==> flow/design.v <==
`default_nettype none
module as2650(
	input reset,
	output [12:0] adr,
	input [7:0] dbus_in,
	output [7:0] dbus_out,
	output oeb,
	output rw,
	output opreq,
	output wrp,
	output m_io,
	output d_c,
	input sense,
	output flag,
	input clk
);
	reg [7:0] r0;
	reg [7:0] r123[2:0];
	reg [7:0] r123_2[2:0];
	reg [14:0] pc;
	reg [7:0] psu;
	reg [7:0] psl;
	reg [7:0] ins_reg;
	reg [14:0] stack[7:0];
	reg [7:0] cycle;
	reg halted;
	reg [7:0] holding_reg;
	reg [7:0] addr_buff;
	reg [1:0] idx_ctrl;
	assign flag = psu[6];
	reg r_opreq;
	assign opreq = r_opreq;
	reg r_rw;
	assign rw = r_rw;
	reg [12:0] r_addr;
	assign adr = r_addr;
	reg r_m_io;
	assign m_io = r_m_io;
	reg r_d_c;
	assign d_c = r_d_c;
	reg r_wrp;
	assign wrp = r_wrp;
	reg [7:0] b_buf;
	assign oeb = r_rw ? 0 : 1;
	assign dbus_out = b_buf;
	wire [7:0] instr_reg = ins_reg[1:0] == 0 ? r0 : (psl[4] ? r123_2[ins_reg[1:0] - 1] : r123[ins_reg[1:0] - 1]);
	wire [7:0] instr_reg_p1 = instr_reg + 1;
	wire [7:0] instr_reg_m1 = instr_reg - 1;
	wire [14:0] branch_addr = pc + (dbus_in[6:0] >= 64 ? -(64 - (dbus_in[6:0] - 64)) : dbus_in[6:0]);
	wire carry = psl[0];
	wire overflow = psl[2];
	wire [7:0] rrr = psl[3] ? {carry, instr_reg[7:1]} : {instr_reg[0], instr_reg[7:1]};
	wire [7:0] rrl = psl[3] ? {instr_reg[6:0], carry} : {instr_reg[6:0], instr_reg[7]};
	wire [7:0] input1 = ins_reg[3:2] == 0 ? holding_reg : instr_reg;
	wire [7:0] input2 = ins_reg[3:2] == 0 ? instr_reg : holding_reg;
	wire [7:0] alu_next = alu_step(input1, input2);
	wire [16:0] mul_res = r0 * (psl[4] ? r123_2[0] : r123[0]);
	always @(posedge clk) begin
		if(reset) begin
			pc <= 0;
			r0 <= 0;
			r123[0] <= 0;
			r123[1] <= 0;
			r123[2] <= 0;
			r123_2[0] <= 0;
			r123_2[1] <= 0;
			r123_2[2] <= 0;
			psu <= 0;
			psl <= 0;
			cycle <= 0;
			r_opreq <= 0;
			r_rw <= 0;
			r_addr <= 0;
			r_m_io <= 1;
			r_d_c <= 0;
			r_wrp <= 0;
			halted <= 0;
			idx_ctrl <= 0;
			b_buf <= 0;
		end else if(!halted) begin
			psu[7] <= sense;
			cycle <= cycle + 1;
			if(cycle == 0) begin  
				idx_ctrl <= 0;
				r_m_io <= 1;
				r_opreq <= 1;
				r_rw <= 0;
				r_addr <= pc[12:0];
				pc <= pc + 1;
			end else if(cycle == 1) begin  
				ins_reg <= dbus_in;
				r_opreq <= 0;
			end else begin
				if(ins_reg[4]) begin
					if(ins_reg[3]) begin
						if(ins_reg == 'h9B || ins_reg == 'hBB) begin
							if(cycle == 2) begin  
								pc <= pc + 1;
								r_addr <= pc[12:0];
								r_opreq <= 1;
								r_rw <= 0;
							end else if(cycle == 3) begin  
								if(dbus_in[7]) begin  
									r_addr <= branch_addr[12:0];
									r_opreq <= 1;
									r_rw <= 0;
									cycle <= 8;
									ins_reg <= ins_reg == 'h9B ? 'h1B : 'h3B;
								end else begin  
									pc <= {1'b0, 1'b0, branch_addr[12:0]};
									r_opreq <= 0;
									cycle <= 0;
								end
							end
						end else if(ins_reg == 'h9F || ins_reg == 'hBF) begin
							if(cycle == 2) begin
								pc <= pc + 1;
								r_addr <= pc;
								r_opreq <= 1;
								r_rw <= 0;
							end else if(cycle == 3) begin
								addr_buff <= dbus_in;
								pc <= pc + 1;
								r_addr <= pc;
							end else if(cycle == 4) begin
								if(ins_reg == 'hBF) begin
									stack[psu[2:0]] <= pc;
									psu[2:0] <= psu[2:0] + 1;
								end
								if(addr_buff[7]) begin  
									r_addr <= {addr_buff[4:0], dbus_in};
								end else begin  
									r_opreq <= 0;
									pc <= {addr_buff[4:0], dbus_in} + (psl[4] ? r123_2[2] : r123[2]);
									cycle <= 0;
								end
							end else if(cycle == 5) begin
								addr_buff <= dbus_in;
								r_addr <= r_addr + 1;
							end else if(cycle == 6) begin
								pc <= {addr_buff[6:0], dbus_in};
								r_opreq <= 0;
								cycle <= 0;
							end
						end else begin
							if(cycle == 2) begin
								if(ins_reg[7:4] == 'h5 || ins_reg[7:4] == 'h7 || ins_reg[7:4] == 'hD || ins_reg[7:4] == 'hF) begin
									write_reg(ins_reg[7:4] == 'hD ? instr_reg_p1 : (ins_reg[7:4] == 'hF ? instr_reg_m1 : instr_reg), ins_reg[1:0]);
									if((ins_reg[7:4] == 'hD ? instr_reg_p1 : (ins_reg[7:4] == 'hF ? instr_reg_m1 : instr_reg)) == 0) begin  
										pc <= pc + (ins_reg[2] ? 2 : 1);
										cycle <= 0;
									end else begin
										pc <= pc + 1;
										r_addr <= pc;
										r_opreq <= 1;
										r_rw <= 0;
									end
								end else begin
									if(
										((ins_reg[7:4] == 'h1 || ins_reg[7:4] == 'h3)
										&&
										(ins_reg[1:0] != 'b11 && ins_reg[1:0] != psl[7:6]))
										||
										((ins_reg[7:4] == 'h9 || ins_reg[7:4] == 'hB)
										&&
										(ins_reg[1:0] == psl[7:6]))
										) begin  
										pc <= pc + (ins_reg[2] ? 2 : 1);
										cycle <= 0;
									end else begin
										pc <= pc + 1;
										r_addr <= pc;
										r_opreq <= 1;
										r_rw <= 0;
									end
								end
							end else if(cycle == 3) begin
								if(!ins_reg[2]) begin  
									if(dbus_in[7]) begin  
										r_addr <= branch_addr[12:0];
										cycle <= 8;
									end else begin  
										push_stack();
										pc <= branch_addr[12:0];
										r_opreq <= 0;
										cycle <= 0;
									end
								end else begin  
									addr_buff <= dbus_in;
									pc <= pc + 1;
									r_addr <= pc;
								end
							end else if(cycle == 4) begin  
								if(addr_buff[7]) begin  
									r_addr <= {addr_buff[4:0], dbus_in};
									cycle <= 8;
								end else begin  
									push_stack();
									pc <= {addr_buff[6:0], dbus_in};
									r_opreq <= 0;
									cycle <= 0;
								end
							end else if(cycle == 8) begin  
								addr_buff <= dbus_in;
								r_addr <= r_addr + 1;
							end else if(cycle == 9) begin  
								push_stack();
								pc <= {dbus_in[4:0], addr_buff};
								r_opreq <= 0;
								cycle <= 0;
							end
						end
					end else begin
						if((ins_reg[7:4] == 'h1 || ins_reg[7:4] == 'h3) && ins_reg[2]) begin
							if(cycle == 2) begin
								if(ins_reg[1:0] == 'b11 || ins_reg[1:0] == psl[7:6]) begin  
									pc <= stack[psu[2:0] - 3'd1];
									psu[2:0] <= psu[2:0] - 1;
									if(ins_reg[7:4] == 'h3) begin  
										psu[5] <= 0;
									end
									cycle <= 0;
								end else begin  
									cycle <= 0;
								end
							end
						end else if((ins_reg[7:4] == 'h3 || ins_reg[7:4] == 'h7) && !ins_reg[2]) begin
							if(cycle == 2) begin
								r_opreq <= 1;
								r_rw <= 0;
								r_m_io <= 0;
								r_d_c <= ins_reg[7:4] == 'h7 ? 1 : 0;
							end else if(cycle == 3) begin
								set_cc_for(dbus_in);
								write_reg(dbus_in, ins_reg[1:0]);
								r_opreq <= 0;
								r_m_io <= 1;
								cycle <= 0;
							end
						end else if((ins_reg[7:4] == 'hB || ins_reg[7:4] == 'hF) && !ins_reg[2]) begin
							if(cycle == 2) begin
								r_opreq <= 1;
								r_rw <= 1;
								b_buf <= instr_reg;
								r_m_io <= 0;
								r_d_c <= ins_reg[7:4] == 'hF ? 1 : 0;
							end else if(cycle == 3) begin
								r_wrp <= 1;
							end else if(cycle == 4) begin
								r_wrp <= 0;
								r_opreq <= 0;
								r_rw <= 0;
								r_m_io <= 1;
								cycle <= 0;
							end
						end else if(ins_reg[7:4] == 'h5 && !ins_reg[2]) begin
							if(cycle == 2) begin
								if(psl[3]) begin
									psl[0] <= instr_reg[0];
									psl[5] <= instr_reg[6];
								end
								set_cc_for(rrr);
								write_reg(rrr, ins_reg[1:0]);
								cycle <= 0;
							end
						end else if(ins_reg[7:4] == 'hD && !ins_reg[2]) begin
							if(cycle == 2) begin
								if(psl[3]) begin
									psl[0] <= instr_reg[7];
									psl[5] <= instr_reg[4];
								end
								set_cc_for(rrl);
								write_reg(rrl, ins_reg[1:0]);
								cycle <= 0;
							end
						end else if(ins_reg[7:4] >= 'h94 && ins_reg[7:4] <= 'h97) begin  
							if(cycle == 2) begin
								write_reg(instr_reg + (psl[0] ? 0 : 'hA0) + (psl[5] ? 0 : 'h0A), ins_reg[1:0]);
								cycle <= 0;
							end
						end else begin
							if(cycle == 2) begin
								if(ins_reg == 'h90) begin  
									if(psl[4]) begin
										r123_2[1] <= mul_res[7:0];
										r123_2[2] <= mul_res[15:8];
									end else begin
										r123[1] <= mul_res[7:0];
										r123[2] <= mul_res[15:8];
									end
									cycle <= 0;
								end else if(ins_reg == 'h91) begin  
									if(psl[4]) begin
										r0 <= r123_2[0];
										r123_2[0] <= r0;
									end else begin
										r0 <= r123[0];
										r123[0] <= r0;
									end
									cycle <= 0;
								end else if(ins_reg == 'h10) begin  
									r0 <= stack[psu[2:0] - 3'd1][7:0];
									if(psl[4]) begin
										r123_2[0] <= stack[psu[2:0] - 3'd1][14:8];
									end else begin
										r123[0] <= stack[psu[2:0] - 3'd1][14:8];
									end
									psu[2:0] <= psu[2:0] - 1;
									cycle <= 0;
								end else if(ins_reg == 'h11) begin  
									stack[psu[2:0] - 3'd1][7:0] <= r0;
									if(psl[4]) begin
										stack[psu[2:0]][14:8] <= r123_2[0];
									end else begin
										stack[psu[2:0]][14:8] <= r123[0];
									end
									psu[2:0] <= psu[2:0] + 1;
									cycle <= 0;
								end else if(ins_reg == 'h12) begin
									r0 <= psu;
									set_cc_for(r0);
									cycle <= 0;
								end else if(ins_reg == 'h13) begin
									r0 <= psl;
									set_cc_for(r0);
									cycle <= 0;
								end else if(ins_reg == 'h92) begin
									psu <= r0;
								end else if(ins_reg == 'h93) begin
									psl <= r0;
								end else begin
									r_rw <= 0;
									r_opreq <= 1;
									pc <= pc + 1;
									r_addr <= pc;
								end
							end else if(cycle == 3) begin
								if(ins_reg == 'h74) begin
									psu <= psu & ~dbus_in;
								end else if(ins_reg == 'h75) begin
									psl <= psl & ~dbus_in;
								end else if(ins_reg == 'h76) begin
									psu <= psu | dbus_in;
								end else if(ins_reg == 'h77) begin
									psl <= psl | dbus_in;
								end else if(ins_reg == 'hB4 || ins_reg == 'hB6) begin
									psl[7:6] <= (psu & dbus_in) == dbus_in ? 0 : 2;
								end else if(ins_reg == 'hB5 || ins_reg == 'hB7) begin
									psl[7:6] <= (psl & dbus_in) == dbus_in ? 0 : 2;
								end else if(ins_reg >= 'hF4 && ins_reg <= 'hF7) begin  
									psl[7:6] <= (instr_reg & dbus_in) == dbus_in ? 0 : 2;
								end
								r_opreq <= 0;
								cycle <= 0;
							end
						end
					end
				end else begin
					if(cycle == 2) begin
						if(ins_reg == 'h40) begin  
							halted <= 1;
							cycle <= 0;
						end else if(ins_reg == 'hC0) begin  
							cycle <= 0;
						end else begin
							if(ins_reg[3:2] == 0) begin  
								if(ins_reg[7:4] == 0) begin  
									r0 <= instr_reg;
									set_cc_for(instr_reg);
									cycle <= 0;
								end else if(ins_reg[7:4] == 'hC && ins_reg[3:2] == 0) begin  
									write_reg(r0, ins_reg[1:0]);
									set_cc_for(r0);
									cycle <= 0;
								end else begin  
									holding_reg <= r0;
									cycle <= 4;
								end
							end else begin
								r_opreq <= 1;
								r_rw <= 0;
								r_addr <= pc[12:0];
								pc <= pc + 1;
								if(ins_reg[3:2] == 1) begin
									cycle <= 3;
								end else if(ins_reg[3:2] == 2) begin
									cycle <= 'b10_000000;
								end else if(ins_reg[3:2] == 3) begin
									cycle <= 'b11_000000;
								end
							end
						end
					end else if(cycle == 3) begin
						r_opreq <= 0;
						holding_reg <= dbus_in;
					end else if(cycle == 4) begin
						if(ins_reg[7:5] == 7) begin
							if(psl[1]) begin
								psl[7:6] <= input1 > input2 ? 'b01 : (input1 < input2 ? 'b10 : 'b00);
							end else begin
								psl[7:6] <= input1[7] == input2[7] ? (input1 > input2 ? 'b01 : (input1 < input2 ? 'b10 : 'b00)) : (input1[7] ? 'b10 : 'b01);
							end
						end else begin
							set_cc_for(alu_next);
							write_reg(alu_next, idx_ctrl != 0 || ins_reg[3:2] == 0 ? 0 : ins_reg[1:0]);
							if(ins_reg[7:5] == 4 || ins_reg[7:5] == 5) begin
								psl[5] <= alu_next[4];
								psl[2] <= input1[7] == input2[7] && alu_next[7] != input1[7];
								psl[0] <= alu_next < input1;
							end
						end
						r_opreq <= 0;
						cycle <= 0;
					end
					else if(cycle == 8) begin
						if(ins_reg >= 'hC4 && ins_reg <= 'hC7) begin
							cycle <= 0;
						end else begin
							r_wrp <= 1;
						end
					end else if(cycle == 9) begin
						r_rw <= 0;
						r_wrp <= 0;
						r_opreq <= 0;
						cycle <= 0;
					end
					else if(cycle == 'b10_000000) begin
						cycle <= dbus_in[7] ? 'b01_000000 : (ins_reg[7:5] == 6 ? 8 : 3);  
						r_addr <= pc[12:0] + 1 + (dbus_in[6:0] >= 64 ? -(64 - (dbus_in[6:0] - 64)) : dbus_in[6:0]);  
						if(!dbus_in[7]) begin
							setup_read();
						end
					end
					else if(cycle == 'b11_000000) begin
						addr_buff <= dbus_in;  
						r_addr <= r_addr + 1;  
						pc <= pc + 1;
					end else if(cycle == 'b11_000001) begin
						cycle <= addr_buff[7] ? 'b01_000000 : (ins_reg[7:5] == 6 ? 8 : 3);  
						idx_ctrl <= addr_buff[6:5];
						if(!addr_buff[7]) begin
							if(addr_buff[6:5] == 0) begin
								r_addr <= {addr_buff[4:0], dbus_in};
							end else begin
								r_addr <= {addr_buff[4:0], dbus_in} + (addr_buff[6:5] == 1 ? instr_reg_p1 : (addr_buff[6:5] == 2 ? instr_reg_m1 : instr_reg));
								write_reg(addr_buff[6:5] == 1 ? instr_reg_p1 : (addr_buff[6:5] == 2 ? instr_reg_m1 : instr_reg), ins_reg[1:0]);
							end
							setup_read();
						end else begin
							r_addr <= {addr_buff[4:0], dbus_in};
						end
					end
					else if(cycle == 'b01_000000) begin
						addr_buff <= dbus_in;  
						r_addr <= r_addr + 1;  
					end else if(cycle == 'b01_000001) begin
						if(idx_ctrl == 0) begin
							r_addr <= {addr_buff[4:0], dbus_in};
						end else begin
							r_addr <= {addr_buff[4:0], dbus_in} + (idx_ctrl[1:0] == 1 ? instr_reg_p1 : (idx_ctrl[1:0] == 2 ? instr_reg_m1 : instr_reg));
							write_reg(idx_ctrl[1:0] == 1 ? instr_reg_p1 : (idx_ctrl[1:0] == 2 ? instr_reg_m1 : instr_reg), ins_reg[1:0]);
						end
						cycle <= ins_reg[7:5] == 6 ? 8 : 3;  
						setup_read();
					end
				end
			end
		end
	end
	task write_reg(input [7:0] data, input [1:0] r_addr);
		begin
			if(r_addr == 0) begin
				r0 <= data;
			end else begin
				if(psl[4]) begin
					r123_2[r_addr - 1] <= data;
				end else begin
					r123[r_addr - 1] <= data;
				end
			end
		end
	endtask
	task push_stack();
		begin
			if(ins_reg[7:4] == 'h3 || ins_reg[7:4] == 'h7 || ins_reg[7:4] == 'hB) begin
				stack[psu[2:0]] <= pc;
				psu[2:0] <= psu[2:0] + 1;
			end
		end
	endtask
	task set_cc_for(input [7:0] val);
		begin
			psl[7:6] <= val > 127 ? 'b10 : (val != 0 ? 'b01 : 'b00);
		end
	endtask
	task setup_read();
		begin
			if(ins_reg[7:4] == 'hC) begin
				r_rw <= 1;
				b_buf <= addr_buff[6:5] != 0 ? r0 : instr_reg;  
				cycle <= 8;
			end
		end
	endtask
	function [7:0] alu_step(input [7:0] input1, input [7:0] input2);
		begin
			if(ins_reg[7:5] == 1) begin
				alu_step = input1 ^ input2;
			end else if(ins_reg[7:5] == 2) begin
				alu_step = input1 & input2;
			end else if(ins_reg[7:5] == 3) begin
				alu_step = input1 | input2;
			end else if(ins_reg[7:5] == 4) begin
				alu_step = input1 + input2 + (psl[3] && psl[0]);
			end else if(ins_reg[7:5] == 5) begin
				alu_step = input1 + ~input2 + (!psl[3] || psl[0]);
			end else begin
				alu_step = input2;
			end
		end
	endfunction
endmodule
# From RTL to reports: as2650
# Module as2650 before and after one edit of its RTL, step after step.
# "orig" refers to lines of the RTL above, "edited" to lines of the edited file.
# "diff" is "edited" less "orig", of the values as shown; "rel_change_pct" is that difference over "orig", in percent.
# Library cell names are shortened.
# Not given: n/a
[setup]
design = "as2650"
clk_port = "clk"
lib = "sky130hd"
corner = "tt_025C_1v80"

# The edit
# The edit as a unified diff against the file above.
# This change comes from a script, not from a designer. The edited design behaves differently; no optimisation was intended.
# begin of diff
@@ -46,5 +46,5 @@
 	wire [7:0] instr_reg = ins_reg[1:0] == 0 ? r0 : (psl[4] ? r123_2[ins_reg[1:0] - 1] : r123[ins_reg[1:0] - 1]);
 	wire [7:0] instr_reg_p1 = instr_reg + 1;
-	wire [7:0] instr_reg_m1 = instr_reg - 1;
+	wire [7:0] instr_reg_m1 = instr_reg ^ 1;
 	wire [14:0] branch_addr = pc + (dbus_in[6:0] >= 64 ? -(64 - (dbus_in[6:0] - 64)) : dbus_in[6:0]);
 	wire carry = psl[0];
# end of diff

# Word level
# Source: Yosys, flattened and elaborated, memories not mapped. Widths are those after wreduce. Registers that Yosys merges into a memory's read port (data or address) are not register bits. Print and check cells do not count.
# Memory sizes are those after Yosys's memory passes, which may raise the word count (mostly to a power of two), join words into wider ones and drop unused or constant bits.
[word_totals]
columns = ["element", "orig", "edited", "diff", "rel_change_pct"]
rows = [
  ["ff_bits", 100, 100, 0, 0.00],
  ["mem_bits_rw", 184, 184, 0, 0.00],
  ["mem_count", 3, 3, 0, 0.00],
  ["input_bits", 11, 11, 0, 0.00],
  ["output_inout_bits", 28, 28, 0, 0.00],
  ["word_cells", 2238, 2238, 0, 0.00],
]
[classes]
columns = ["element", "orig", "edited", "diff", "rel_change_pct"]
rows = [
  ["addsub", 26, 25, -1, -3.85],
  ["n_mul", 1, 1, 0, 0.00],
  ["n_cmp", 16, 16, 0, 0.00],
  ["n_eq", 330, 330, 0, 0.00],
  ["muxes", 1688, 1688, 0, 0.00],
  ["logic", 45, 46, 1, 2.22],
  ["n_reduce_logical", 101, 101, 0, 0.00],
]
[op_table]
columns = ["operator", "orig", "edited", "diff", "rel_change_pct"]
rows = [
  ["1-bit two-way mux", 709, 712, 3, 0.42],
  ["8-bit two-way mux", 585, 582, -3, -0.51],
  ["1-bit NOT", 12, 13, 1, 8.33],
  ["8-bit by 1-bit subtractor with 8-bit output (second input constant)", 1, 0, -1, -100.00],
]
# Operator kinds equal on both sides are left out: 121.

# Logic depth
# Yosys ltp: most cells in a row. Word level: on the elaborated netlist, between registers, memories and ports. Mapped: between sequential cells and ports; inverters and the memories' decode and read muxes count.
[logic_depth]
columns = ["element", "orig", "edited", "diff", "rel_change_pct"]
rows = [
  ["word_depth", 25, 25, 0, 0.00],
  ["ABC_AREA", "0", "0", "n/a", "n/a"],
  ["ltp_mapped", 26, 30, 4, 15.38],
  ["depth_no_buf", 22, 22, 0, 0.00],
]

# Mapped cells and area
# Source: synth_stat.txt of the flow (Yosys; design flattened, memories mapped). It holds for the ABC_AREA given above (unset counts as 0); a run with the other value may have another netlist.
[mapped]
columns = ["element", "orig", "edited", "diff", "rel_change_pct"]
rows = [
  ["stdcells", 3609, 3593, -16, -0.44],
  ["synth_area_um2", 29045.4, 28722.5, -322.9, -1.11],
  ["seqArea_um2", 7767.4, 7767.4, 0.0, 0.00],
  ["flip_flops", 284, 284, 0, 0.00],
  ["buf_cells", 311, 304, -7, -2.25],
]
[types]
columns = ["type", "orig", "edited", "diff", "rel_change_pct"]
rows = [
  ["o22ai_1", 83, 138, 55, 66.27],
  ["mux2i_1", 97, 139, 42, 43.30],
  ["a21oi_1", 267, 235, -32, -11.99],
  ["nor2_1", 337, 306, -31, -9.20],
  ["mux4_2", 37, 7, -30, -81.08],
  ["nor4_1", 42, 23, -19, -45.24],
  ["o21ai_0", 225, 239, 14, 6.22],
  ["or2_2", 11, 25, 14, 127.27],
  ["and3_1", 27, 40, 13, 48.15],
  ["nor3_1", 77, 89, 12, 15.58],
  ["inv_1", 171, 160, -11, -6.43],
  ["a22oi_1", 30, 20, -10, -33.33],
  ["a22o_1", 16, 6, -10, -62.50],
  ["a31oi_1", 39, 30, -9, -23.08],
  ["xor2_1", 37, 46, 9, 24.32],
  ["or4_1", 15, 6, -9, -60.00],
  ["a211o_1", 6, 15, 9, 150.00],
  ["nand2_1", 390, 398, 8, 2.05],
]
# Cell types equal on both sides are left out: 17.
# The list need not be complete.

# Worst setup path after synthesis
# Source: OpenSTA report_checks on the synthesized netlist (no wires, ideal clock, input and output delay 20% of the period each), path of least setup slack; recovery checks are left aside. Register names are those of the netlist, which keeps one name where synthesis merged equal registers.
[synth_timing]
columns = ["element", "orig", "edited", "diff", "rel_change_pct"]
rows = [
  ["kind", "flip-flop to flip-flop", "flip-flop to flip-flop", "n/a", "n/a"],
  ["start", "reg ins_reg[0]", "reg (name not given)", "n/a", "n/a"],
  ["end", "reg (name not given)", "mem r123_2[2][7]", "n/a", "n/a"],
  ["clock_period_ps", 8000, 8000, 0, 0.00],
  ["setup_ps", 95, 275, 180, "n/a"],
  ["launch_ps", 0, 0, 0, "n/a"],
  ["t_arrival_ps", 6163, 5597, -566, -9.18],
  ["t_required_ps", 7905, 7725, -180, -2.28],
  ["path_slack_ps", 1741, 2128, 387, "n/a"],
  ["delay_ps", 6258, 5872, -386, -6.17],
  ["driving_pins", 24, 24, 0, 0.00],
  ["path_buffers", 7, 3, -4, -57.14],
  ["period_less_setup_slack_ps", 6259, 5872, -387, -6.18],
]
# "delay_ps" = arrival - input delay + setup time.
# "driving_pins" counts driving pins, that of a launching flip-flop among them; a cell with two outputs on the path counts twice.
# "period_less_setup_slack_ps" is the clock period less the worst setup slack; recovery checks do not enter. This is arithmetic on one report: input and output delays are still those of the set period (20% each).
[synth_between_orig]
cell_sequence = "edfxtp_1 -> buf_6 -> clkbuf_1 -> inv_1 -> ha_1 -> buf_2 -> buf_4 -> buf_1 -> mux4_2 -> a221oi_2 -> clkbuf_1 -> ha_1 -> clkbuf_1 -> or3_1 -> o32a_1 -> o21ai_0 -> mux2i_1 -> a2bb2oi_1 -> inv_1 -> ha_1 -> nand4_1 -> o21ai_0 -> or4_1 -> a221oi_1"
[synth_rtl_orig]
columns = ["element", "line", "rtl"]
rows = [
  ["start: declaration", 23, "reg [7:0] ins_reg;"],
  ["start: assignment", 91, "ins_reg <= dbus_in;"],
  ["start: assignment", 108, "ins_reg <= ins_reg == 'h9B ? 'h1B : 'h3B;"],
]
# orig: Chain of elaborated cells between the ends: none given.
[synth_between_edited]
cell_sequence = "dfxtp_1 -> clkbuf_1 -> clkbuf_1 -> clkbuf_1 -> mux2_2 -> and2_1 -> ha_1 -> fa_1 -> ha_1 -> inv_1 -> fa_1 -> inv_1 -> fa_1 -> a21o_1 -> a21oi_1 -> o21bai_1 -> a21oi_1 -> o21bai_1 -> a21oi_1 -> o21bai_1 -> a21oi_1 -> o21ai_0 -> xnor2_1 -> o22ai_1"
[synth_rtl_edited]
columns = ["element", "line", "rtl"]
rows = [
  ["end: declaration", 19, "reg [7:0] r123_2[2:0];"],
]
# edited: Chain of elaborated cells between the ends: none given.

# Timing after layout
# Path of least setup slack in the final report of the runs of pair A (OpenROAD, finished layout, wires in). Where an end is a register, its clock arrival counts in the times.
# The path's times are printed in steps of 10 ps; the period is the one set.
[layout_timing]
columns = ["element", "orig", "edited", "diff", "rel_change_pct"]
rows = [
  ["kind", "flip-flop to flip-flop", "flip-flop to flip-flop", "n/a", "n/a"],
  ["start", "reg ins_reg[1]", "reg ins_reg[1]", "n/a", "n/a"],
  ["end", "reg r_addr[8]", "reg (name not given)", "n/a", "n/a"],
  ["clock_period_ps", 8000, 8000, 0, 0.00],
  ["setup_ps", 140, 90, -50, "n/a"],
  ["launch_ps", 570, 590, 20, 3.51],
  ["t_arrival_ps", 7520, 7370, -150, -1.99],
  ["t_required_ps", 8450, 8490, 40, 0.47],
  ["path_slack_ps", 930, 1120, 190, "n/a"],
  ["driving_pins", 25, 25, 0, 0.00],
  ["path_buffers", 3, 2, -1, -33.33],
]
# The rows between start and end are the longest chain of elaborated cells between them; the timing report does not say that the signal goes this way. Where chains are equally long, one stands for them.
# A line is the first line of the expression or statement that the cell stems from. Yosys adds cells for indexed reads and writes and turns some case tables into memories.
# A memory read counts as a cell of the chain, while the word-level depth stops at memories.
# At most two assigning lines are given for a register; there are more.
[layout_between_orig]
cell_sequence = "edfxtp_1 -> inv_1 -> ha_1 -> buf_4 -> mux2i_1 -> o22ai_1 -> nor3_2 -> buf_4 -> inv_1 -> buf_4 -> ha_1 -> o311ai_2 -> nor3_1 -> a22oi_1 -> xnor2_1 -> inv_1 -> ha_1 -> inv_1 -> o21bai_1 -> a21oi_1 -> nor2_1 -> o221ai_1 -> nand3_1 -> a222oi_1 -> a211oi_1"
elab_chain_cells = 22
cone_cells = 96
classes_between = "5 x add/sub; 32 x eq/ne; 48 x mux; 9 x reduce/logical; 2 x memory"
[layout_rtl_orig]
columns = ["element", "line", "rtl"]
rows = [
  ["start: declaration", 23, "reg [7:0] ins_reg;"],
  ["start: assignment", 91, "ins_reg <= dbus_in;"],
  ["start: assignment", 108, "ins_reg <= ins_reg == 'h9B ? 'h1B : 'h3B;"],
  ["2-bit by 1-bit subtractor with 2-bit output", 46, "wire [7:0] instr_reg = ins_reg[1:0] == 0 ? r0 : (psl[4] ? r123_2[ins_reg[1:0] - 1] : r123[ins_reg[1:0] - 1]);"],
  ["memory read 4 x 8 bit", 18, "reg [7:0] r123[2:0];"],
  ["8-bit two-way mux (2 in a row)", 46, ""],
  ["8-bit by 1-bit subtractor with 8-bit output", 48, "wire [7:0] instr_reg_m1 = instr_reg - 1;"],
  ["8-bit two-way mux (2 in a row)", 460, "r_addr <= {addr_buff[4:0], dbus_in} + (idx_ctrl[1:0] == 1 ? instr_reg_p1 : (idx_ctrl[1:0] == 2 ? instr_reg_m1 ..."],
  ["13-bit by 8-bit adder with 13-bit output", 460, ""],
  ["13-bit two-way mux", 457, "if(idx_ctrl == 0) begin"],
  ["(+6 left out)", "n/a", ""],
  ["13-bit two-way mux", 415, "else if(cycle == 8) begin"],
  ["13-bit two-way mux", 396, "end else if(cycle == 4) begin"],
  ["13-bit two-way mux", 393, "end else if(cycle == 3) begin"],
  ["13-bit two-way mux", 359, "if(cycle == 2) begin"],
  ["13-bit two-way mux", 94, "if(ins_reg[4]) begin"],
  ["13-bit two-way mux", 90, "end else if(cycle == 1) begin"],
  ["13-bit two-way mux", 83, "if(cycle == 0) begin"],
  ["end: assignment", 88, "r_addr <= pc[12:0];"],
  ["end: assignment", 99, "r_addr <= pc[12:0];"],
  ["end: declaration", 35, "reg [12:0] r_addr;"],
]
[layout_between_edited]
cell_sequence = "edfxtp_1 -> inv_1 -> ha_1 -> or3_1 -> o22ai_1 -> nor3_2 -> buf_4 -> inv_1 -> buf_4 -> fa_1 -> inv_1 -> fa_1 -> nor2b_1 -> o21ai_0 -> a21boi_0 -> o21a_1 -> or3_1 -> a32oi_1 -> mux2_2 -> nand3b_1 -> ha_1 -> a21o_1 -> a211oi_1 -> a22oi_1 -> a311oi_1"
[layout_rtl_edited]
columns = ["element", "line", "rtl"]
rows = [
  ["start: declaration", 23, "reg [7:0] ins_reg;"],
  ["start: assignment", 91, "ins_reg <= dbus_in;"],
  ["start: assignment", 108, "ins_reg <= ins_reg == 'h9B ? 'h1B : 'h3B;"],
]
# edited: Chain of elaborated cells between the ends: none given.

# Flow runs
# Runs of the flow (Yosys, OpenROAD) on both versions; the two runs of a pair have the same settings. The constraints put input and output delay at 20% of the set period each and load the outputs with 0.01 pF.
[settings_pair_A]
period_ns = 8.0
CAP_MARGIN = 20
CORE_MARGIN = 2
CORE_UTILIZATION = 40
SLEW_MARGIN = 20
[results_pair_A]
columns = ["element", "orig", "edited", "diff", "rel_change_pct"]
rows = [
  ["synth_area_um2", 29045.4, 28722.5, -322.9, -1.11],
  ["dieArea_um2", 74785.8, 73965.0, -820.8, -1.10],
  ["final_cell_area_um2", 32010.7, 31350.1, -660.6, -2.06],
  ["util_pct", 44.6, 44.0, -0.6, "n/a"],
  ["setup_worst_slack_ps", 932, 1124, 192, "n/a"],
  ["setupTns_ps", 0, 0, 0, "n/a"],
  ["ws_hold_ps", 494, 452, -42, "n/a"],
  ["total_power_uw", 8868, 8470, -398, -4.49],
  ["period_reached_ps", 7068, 6876, -192, -2.72],
]
[settings_pair_B]
CAP_MARGIN = 15
CELL_PAD_IN_SITES_DETAIL_PLACEMENT = 0
CELL_PAD_IN_SITES_GLOBAL_PLACEMENT = 1
CORE_ASPECT_RATIO = 1.93
CORE_UTILIZATION = 24
CTS_CLUSTER_DIAMETER = 240
HOLD_SLACK_MARGIN = 0.17
SETUP_SLACK_MARGIN = -0.03
period_ns = 4.95
CORE_MARGIN = 2
SLEW_MARGIN = 20
[results_pair_B]
columns = ["element", "orig", "edited", "diff", "rel_change_pct"]
rows = [
  ["synth_area_um2", 29045.4, 28722.5, -322.9, -1.11],
  ["dieArea_um2", 123973.0, 122611.0, -1362.0, -1.10],
  ["final_cell_area_um2", 39250.1, 37218.2, -2031.9, -5.18],
  ["util_pct", 32.6, 31.3, -1.3, "n/a"],
  ["setup_worst_slack_ps", -188, -69, 119, "n/a"],
  ["setupTns_ps", -1269, -323, 946, "n/a"],
  ["ws_hold_ps", 507, 450, -57, "n/a"],
  ["total_power_uw", 17737, 16415, -1322, -7.45],
  ["period_reached_ps", 5138, 5019, -119, -2.32],
]
# "period_reached_ps" = clock period - worst setup slack. The figure is calculated, with input and output delays left at 20% of the set period.
# "total_power_uw" is the tool's figure for a default switching activity; nothing was simulated.
